==> flow/design.v <==
module master_apb #(parameter ADDR_WIDTH=8, parameter DATA_WIDTH =8, parameter STATE=2 )(
input PCLK,
input PRESETn,
input [ADDR_WIDTH-1:0] apb_write_paddr,
input [DATA_WIDTH-1:0] apb_write_data,
input [ADDR_WIDTH-1:0] apb_read_paddr,
input READ_WRITE,
input PREADY,
input transfer,
input [DATA_WIDTH-1:0] PRDATA,
output PWRITE,
output reg PSEL,
output reg PENABLE,
output [ADDR_WIDTH-1:0] PADDR,
output reg[DATA_WIDTH-1:0] PWDATA,
output reg [DATA_WIDTH-1:0] apb_read_data_out
);
parameter IDLE=2'b00;
parameter SETUP=2'b01;
parameter ACCESS=2'b11;
reg [STATE-1:0] current_state,next_state;
wire [DATA_WIDTH-1:0] temp_read;
always @(posedge PCLK or negedge PRESETn)
begin
if(!PRESETn)
current_state<=IDLE;
else
current_state<=next_state;
end
always @(*)
begin
case (current_state)
IDLE: 
begin
if(transfer==1'b1)
next_state=SETUP;
else
next_state=IDLE;
end
SETUP:
begin
next_state=ACCESS;
end
ACCESS:
begin
if(PREADY==1'b1&&transfer==1'b1)
next_state=SETUP;
else if(PREADY==1'b1&&transfer==1'b0)
next_state=IDLE;
else
next_state=ACCESS;
end
default:
next_state=IDLE;
endcase
end
always@(*)
begin
PWDATA='b0;
case(current_state)
IDLE:
begin
PSEL=1'b0;
PENABLE=1'b0;
end
SETUP:
begin
PSEL=1'b1;
PENABLE=1'b0;
PWDATA=apb_write_data;
end
ACCESS:
begin
PSEL=1'b1;
PENABLE=1'b1;
PWDATA=apb_write_data;
end
default:
begin
PSEL=1'b0;
PENABLE=1'b0;
end
endcase
end
always @(posedge PCLK or negedge PRESETn)
begin
if(!PRESETn)
apb_read_data_out<='b0;
else if (current_state==ACCESS && PWRITE==1'b0)
apb_read_data_out<=PRDATA;
end
assign PWRITE=READ_WRITE;
assign PADDR= READ_WRITE?apb_write_paddr:apb_read_paddr;
endmodule
module RAM_slave #(parameter ADDRESS=8, parameter DATA=8, parameter LOCATION=64, parameter STATES=3)(
input PWRITE,PCLK,PRESETn,
input PSEL1,
input PENABLE,
input [ADDRESS-1:0] paddr,
input [DATA-1:0] pwdata,
output reg [DATA-1:0] prdata,
output reg PREADY
);
parameter IDLE=2'b00;
parameter TRANSFER=2'b01;
parameter WRITE=2'b11;
parameter READ=2'b10;
localparam AW=$clog2(LOCATION);
reg [STATES-1:0] current_state,next_state;
reg [DATA-1:0] memory [0:LOCATION-1];
integer i;
always @(posedge PCLK or negedge PRESETn )
begin
if(!PRESETn)
current_state<=IDLE;
else
current_state<=next_state;
end
always @(*)
begin
case (current_state)
IDLE: 
if(PSEL1==1'b1)
next_state=TRANSFER;
else 
next_state=IDLE;
TRANSFER:
next_state=IDLE;
default:
next_state=IDLE;
endcase
end
always @(*)
if(!PRESETn)
begin
prdata='b0;
PREADY=1'b0;
end
else
begin
    case(current_state)
    IDLE:
    begin
        prdata='b0;
        PREADY=1'b0;
    end
    TRANSFER:
    begin
        PREADY=1'b1;
	if(PWRITE==1'b0)
	if(paddr<LOCATION)
	prdata=memory[paddr[AW-1:0]];
	else
	prdata='b0;	
        else
	 prdata='b0;
    end
default:
begin
prdata='b0;
        PREADY=1'b0;
end
    endcase
end
always @(posedge PCLK or negedge PRESETn)
begin
if(!PRESETn)
begin
    for(i=0;i<LOCATION;i=i+1)
    memory[i]<='b0;
end
else if(current_state==TRANSFER&&PWRITE==1'b1&&paddr<LOCATION)
memory[paddr[AW-1:0]]<=pwdata;
end
endmodule
module apb_top #(parameter ADDRESS=8, parameter DATA =8, parameter LOCATION=64)(
input PCLK,PRESETn,transfer,READ_WRITE,
input [ADDRESS-1:0] apb_write_paddr,apb_read_paddr,
input [DATA-1:0] apb_write_data,
output [DATA-1:0] apb_read_data_out);
wire PWRITE;
wire PREADY;
wire PSEL1;
wire PENABLE;
wire [ADDRESS-1:0] paddr;
wire [DATA-1:0] pwdata,prdata;
master_apb #(.ADDR_WIDTH(ADDRESS),.DATA_WIDTH(DATA)) master(
.PCLK(PCLK),
.PRESETn(PRESETn),
.apb_write_paddr(apb_write_paddr),
.apb_write_data(apb_write_data),
.apb_read_paddr(apb_read_paddr),
.READ_WRITE(READ_WRITE),
.PREADY(PREADY),
.transfer(transfer),
.PRDATA(prdata),
.PWRITE(PWRITE),
.PSEL(PSEL1),
.PENABLE(PENABLE),
.PADDR(paddr),
.PWDATA(pwdata),
.apb_read_data_out(apb_read_data_out));
RAM_slave #(.ADDRESS(ADDRESS),.DATA(DATA), .LOCATION(LOCATION)) slave_dut (
.PWRITE(PWRITE),
.PCLK(PCLK),
.PRESETn(PRESETn),
.PSEL1(PSEL1),
.PENABLE(PENABLE),
.paddr(paddr),
.pwdata(pwdata),
.prdata(prdata),
.PREADY(PREADY)
);
endmodule
## From RTL to reports: apb_top

The steps from the RTL of apb_top to its reports follow in flow order.
Lines are those of the file above, counted from 1.
Operators: Yosys type, input widths -> output width; for muxes data width and select width s.
Cell names lack the library's common part.
The mark -- stands for no value.

| inputs | value |
|---|---|
| top | apb_top |
| clock port | PCLK |
| cell library | sky130hd |
| library corner | tt_025C_1v80 |

## Elaborated design

Counts by Yosys on the flattened word-level netlist (proc, flatten, opt, wreduce). Print and check cells are left out.

| word-level totals | value |
|---|---|
| register bits | 525 |
| bits in latches | 0 |
| memory bits (writable) | 0 |
| memory bits (read-only) | 0 |
| clocked read ports x word width | 0 |
| memory cells | 0 |
| bits of input ports | 28 |
| output and inout port bits | 8 |
| cells after elaboration | 226 |

| cells by class | value |
|---|---|
| $add $sub $neg | 0 |
| $mul | 0 |
| div/mod/pow operators | 0 |
| $lt $le $gt $ge | 1 |
| equality and inequality tests | 67 |
| shift operators | 0 |
| muxes and demuxes | 16 |
| bitwise logic cells | 2 |
| reductions and logical operators | 73 |

Operators by type and width:

| kind | count |
|---|---|
| $pmux 8 s64 | 1 |
| $eq 6x6->1 const B | 32 |
| $reduce_and 2->1 | 64 |
| $eq 6x5->1 const B | 16 |
| $eq 6x4->1 const B | 8 |
| $mux 8 | 6 |
| $eq 6x3->1 const B | 4 |
| $eq 6x2->1 const B | 2 |
| $lt 8x7->1 const B | 1 |
| $eq 3x1->1 const B | 2 |
| $eq 6x1->1 const B | 1 |
| $logic_not 6->1 | 1 |
| $pmux 2 s3 | 1 |
| $logic_and 1x1->1 | 5 |
| $mux 1 | 5 |
| $mux 2 | 2 |
| $logic_not 3->1 | 1 |
| $mux 3 | 1 |
| $not 1->1 | 2 |
| $eq 2x1->1 const B | 1 |
| $eq 2x2->1 const B | 1 |
| $logic_not 2->1 | 1 |
| $reduce_or 2->1 | 1 |

## Depth

Longest topological path by Yosys (ltp), each cell counted once; first at word level (registers and memories cut), then after technology mapping (sequential cells cut; the memories' decode and read muxes count).

| logic depth | value |
|---|---|
| depth after elaboration | 7 |
| ABC_AREA | 0 |
| gate-level depth with buffers | 12 |
| gate-level depth less buffers | 7 |

## Netlist

Source: synth_stat.txt of the flow (Yosys; design flattened, memories mapped). It holds for the ABC_AREA given above (unset counts as 0); a run with the other value may have another netlist.
The area totals of this step are shown rounded.

| synthesis totals | value |
|---|---|
| cells in the netlist | 2388 |
| mapped area | 23000 um^2 |
| sequential part of the area | 13000 um^2 |
| mapped flip-flops | 525 |
| buffer cells | 177 |

Cell types:

| cell | count | area in all (um^2) |
|---|---|---|
| dfrtp_1 | 523 | 1.31E+04 |
| o21ai_0 | 529 | 2.65E+03 |
| nand2_1 | 600 | 2252.16 |
| a22oi_1 | 112 | 840.806 |
| clkbuf_1 | 138 | 517.997 |
| a221oi_1 | 31 | 271.51 |
| a32o_1 | 26 | 260.25 |
| a32oi_1 | 27 | 236.477 |
| nand3_1 | 46 | 230.221 |
| nand4_1 | 33 | 206.448 |
| a22o_1 | 21 | 183.926 |
| nor2_1 | 41 | 153.898 |
| o22ai_1 | 24 | 150.144 |
| nor3_2 | 12 | 120.115 |
| buf_2 | 23 | 115.11 |
| and4_1 | 11 | 96.342 |
| nor3_1 | 16 | 80.077 |
| o2bb2ai_1 | 8 | 70.067 |

Other cell types: 59; their cells: 167.
By module: a second synthesis without flattening, with its own total; a netlist apart from the flattened one above.

| second synthesis, totals | value |
|---|---|
| cells (unflattened synthesis) | 1878 |
| area (unflattened synthesis) | 24000 um^2 |

Rows give one instance, submodules left out.

Modules:

| module | instances | cells | area (um^2) | seq. area (um^2) |
|---|---|---|---|---|
| RAM_slave | 1 | 1832 | 24000 | 13000 |
| master_apb | 1 | 46 | 620 | 280 |
| apb_top | 1 | 0 | 0.0 | 0.0 |

## Timing after synthesis

Source: OpenSTA report_checks on the synthesized netlist (no wires, ideal clock, input and output delay 20% of the period each), path of least setup slack; recovery checks are left aside. Register names are those of the netlist, which keeps one name where synthesis merged equal registers.

| timing after synthesis | value |
|---|---|
| path type | input -> register |
| start | input READ_WRITE |
| end | register master.apb_read_data_out[6] |
| period | 5000 ps |
| external input delay | 1000 ps |
| arrival time | 2856 ps |
| required time | 4876 ps |
| setup slack | 2021 ps |
| delay of the path | 1980 ps |
| stages on the path | 9 |
| path buffers | 3 |
| synthesis period reached | 2979 ps |

"delay of the path" = arrival - input delay + setup time.
"stages on the path": output pins that drive a net of the path, with the launching flip-flop's if there is one; two outputs of one cell count as two.
"synthesis period reached" is the clock period less the worst setup slack; recovery checks do not enter. This is arithmetic on one report: input and output delays are still those of the set period (20% each).
The rows between start and end are the longest chain of elaborated cells between them; the timing report does not say that the signal goes this way. Where chains are equally long, one stands for them.
A line is the first line of the expression or statement that the cell stems from. Yosys adds cells for indexed reads and writes and turns some case tables into memories.

| on the way, after synthesis | value |
|---|---|
| cells stage by stage | buf_6 buf_6 and3b_1 or2_1 buf_6 a32oi_1 nand4_1 or4_1 o31a_1 |
| cells in the longest elaborated chain | 7 |
| elaborated cells on any way between the ends | 73 |
| those cells by class | compare: 1; eq/ne: 63; mux: 6; logic: 1; reduce/logical: 2 |

RTL lines, path after synthesis:

| what | line | text |
|---|---|---|
| start, declared | 177 | `input PCLK,PRESETn,transfer,READ_WRITE,` |
| $mux 8 | 93 | `assign PADDR= READ_WRITE?apb_write_paddr:apb_read_paddr;` |
| $eq 6x6->1 | 152 | `prdata=memory[paddr[AW-1:0]];` |
| $pmux 8 s64 | 152 |  |
| $mux 8 | 151 | `if(paddr<LOCATION)` |
| $mux 8 | 150 | `if(PWRITE==1'b0)` |
| $mux 8 | 141 | `case(current_state)` |
| $mux 8 | 134 | `if(!PRESETn)` |
| end, assigned | 88 | `apb_read_data_out<='b0;` |
| end, assigned | 90 | `apb_read_data_out<=PRDATA;` |
| end, declared | 16 | `output reg [DATA_WIDTH-1:0] apb_read_data_out` |

## Path in the finished layout

From the final timing report of run 1: the path of least setup slack in the routed layout; clock arrival at registers is part of the times.
The path's times are printed in steps of 10 ps; the period is the one set.

| timing after layout | value |
|---|---|
| path type | input -> register |
| start | input READ_WRITE |
| end | register master.apb_read_data_out[2] |
| period | 7530 ps |
| external input delay | 1510 ps |
| arrival time | 6370 ps |
| required time | 8060 ps |
| setup slack | 1680 ps |
| stages on the path | 10 |
| path buffers | 3 |

The rows between start and end are the longest chain of elaborated cells between them; the timing report does not say that the signal goes this way. Where chains are equally long, one stands for them.

| on the way, after layout | value |
|---|---|
| cells stage by stage | clkdlybuf4s50_1 buf_6 nand3b_1 nand2_1 clkbuf_1 a22oi_1 o22ai_1 a221oi_1 nand4_1 o31a_1 |
| cells in the longest elaborated chain | 7 |
| elaborated cells on any way between the ends | 73 |
| those cells by class | compare: 1; eq/ne: 63; mux: 6; logic: 1; reduce/logical: 2 |

RTL lines, path after layout:

| what | line | text |
|---|---|---|
| start, declared | 177 | `input PCLK,PRESETn,transfer,READ_WRITE,` |
| $mux 8 | 93 | `assign PADDR= READ_WRITE?apb_write_paddr:apb_read_paddr;` |
| $eq 6x6->1 | 152 | `prdata=memory[paddr[AW-1:0]];` |
| $pmux 8 s64 | 152 |  |
| $mux 8 | 151 | `if(paddr<LOCATION)` |
| $mux 8 | 150 | `if(PWRITE==1'b0)` |
| $mux 8 | 141 | `case(current_state)` |
| $mux 8 | 134 | `if(!PRESETn)` |
| end, assigned | 88 | `apb_read_data_out<='b0;` |
| end, assigned | 90 | `apb_read_data_out<=PRDATA;` |
| end, declared | 16 | `output reg [DATA_WIDTH-1:0] apb_read_data_out` |

Record of 2 stored runs of the RTL-to-layout flow on apb_top, platform sky130hd. The runs are unordered. Constraints: input delay and output delay 20% of the set period each, output load 0.01 pF.
By "achieved clock period" is meant the clock period of the run minus its worst setup slack. This is arithmetic on one report: input and output delays are still those of the set period (20% each).
"time used up by the worst setup path": the worst setup path's part of the clock period (all of it between registers, 20% less for each end at a port) less its slack. A launch clock that arrives late makes it longer, a capture clock that arrives late makes it shorter.
By "power consumption" is meant OpenSTA's value without simulated activity: inputs other than the clock are taken to toggle once in ten clock periods, and the tool carries that through the logic.
"time used up by the worst setup path" is known to 10 ps.
Results are given in rounded form.

## Run 1

==> flow/run.sh <==
#!/bin/bash
# the make line also repeats the synthesis and layout settings of config.mk as NAME=value (left out here)
make -C /OpenROAD-flow-scripts/flow DESIGN_CONFIG=/design/flow/config.mk WORK_HOME=/design/flow/orfs CLKGATE_MAP_FILE= finish
==> flow/config.mk <==
export PLATFORM = sky130hd
export DESIGN_NAME = apb_top
export DESIGN_NICKNAME = apb_top
export VERILOG_FILES = /design/flow/design.v
export SDC_FILE = /design/flow/constraint.sdc
export NUM_CORES = 4
export LEC_CHECK = 0
export ABC_AREA = 0
export CAP_MARGIN = 20
export CELL_PAD_IN_SITES_DETAIL_PLACEMENT = 1
export CELL_PAD_IN_SITES_GLOBAL_PLACEMENT = 2
export CORE_ASPECT_RATIO = 1.68
export CORE_MARGIN = 8
export CORE_UTILIZATION = 31
export GPL_TIMING_DRIVEN = 0
export HOLD_SLACK_MARGIN = 0.14
export PLACE_DENSITY_LB_ADDON = 0.19
export SLEW_MARGIN = 30
export TNS_END_PERCENT = 55
==> flow/constraint.sdc <==
create_clock -name core_clock -period 7.53 [get_ports {PCLK}]
set_input_delay 1.5060 -clock core_clock [delete_from_list [all_inputs] [get_ports {PCLK}]]
set_output_delay 1.5060 -clock core_clock [all_outputs]
set_load 0.01 [all_outputs]

| result of run 1 | value |
|---|---|
| netlist area reported by Yosys | 23000 um^2 |
| area of the die | 83000 um^2 |
| area of the standard cells in the finished layout | 27000 um^2 |
| utilization in the final report | 0.37 |
| setup slack of the critical path | 1700 ps |
| setup TNS | 0 ps |
| worst hold slack | 450 ps |
| power consumption | 6100 uW |
| achieved clock period | 5845 ps |
| time used up by the worst setup path | 4340 ps |
| worst setup path kind | input -> register |

## Run 2

==> flow/run.sh <==
#!/bin/bash
# the make line also repeats the synthesis and layout settings of config.mk as NAME=value (left out here)
make -C /OpenROAD-flow-scripts/flow DESIGN_CONFIG=/design/flow/config.mk WORK_HOME=/design/flow/orfs CLKGATE_MAP_FILE= finish
==> flow/config.mk <==
export PLATFORM = sky130hd
export DESIGN_NAME = apb_top
export DESIGN_NICKNAME = apb_top
export VERILOG_FILES = /design/flow/design.v
export SDC_FILE = /design/flow/constraint.sdc
export NUM_CORES = 4
export LEC_CHECK = 0
export CAP_MARGIN = 20
export CELL_PAD_IN_SITES_DETAIL_PLACEMENT = 1
export CELL_PAD_IN_SITES_GLOBAL_PLACEMENT = 2
export CORE_ASPECT_RATIO = 0.68
export CORE_MARGIN = 5
export CORE_UTILIZATION = 37
export GPL_ROUTABILITY_DRIVEN = 0
export GPL_TIMING_DRIVEN = 0
export HOLD_SLACK_MARGIN = 0.16
export MAX_ROUTING_LAYER = met4
export SETUP_SLACK_MARGIN = 2.04
export SLEW_MARGIN = 40
export TNS_END_PERCENT = 20
==> flow/constraint.sdc <==
create_clock -name core_clock -period 7.13 [get_ports {PCLK}]
set_input_delay 1.4260 -clock core_clock [delete_from_list [all_inputs] [get_ports {PCLK}]]
set_output_delay 1.4260 -clock core_clock [all_outputs]
set_load 0.01 [all_outputs]

| result of run 2 | value |
|---|---|
| netlist area reported by Yosys | 23000 um^2 |
| area of the die | 67000 um^2 |
| area of the standard cells in the finished layout | 27000 um^2 |
| utilization in the final report | 0.44 |
| setup slack of the critical path | 1900 ps |
| setup TNS | 0 ps |
| worst hold slack | 480 ps |
| power consumption | 6500 uW |
| achieved clock period | 5261 ps |
| time used up by the worst setup path | 3830 ps |
| worst setup path kind | input -> register |
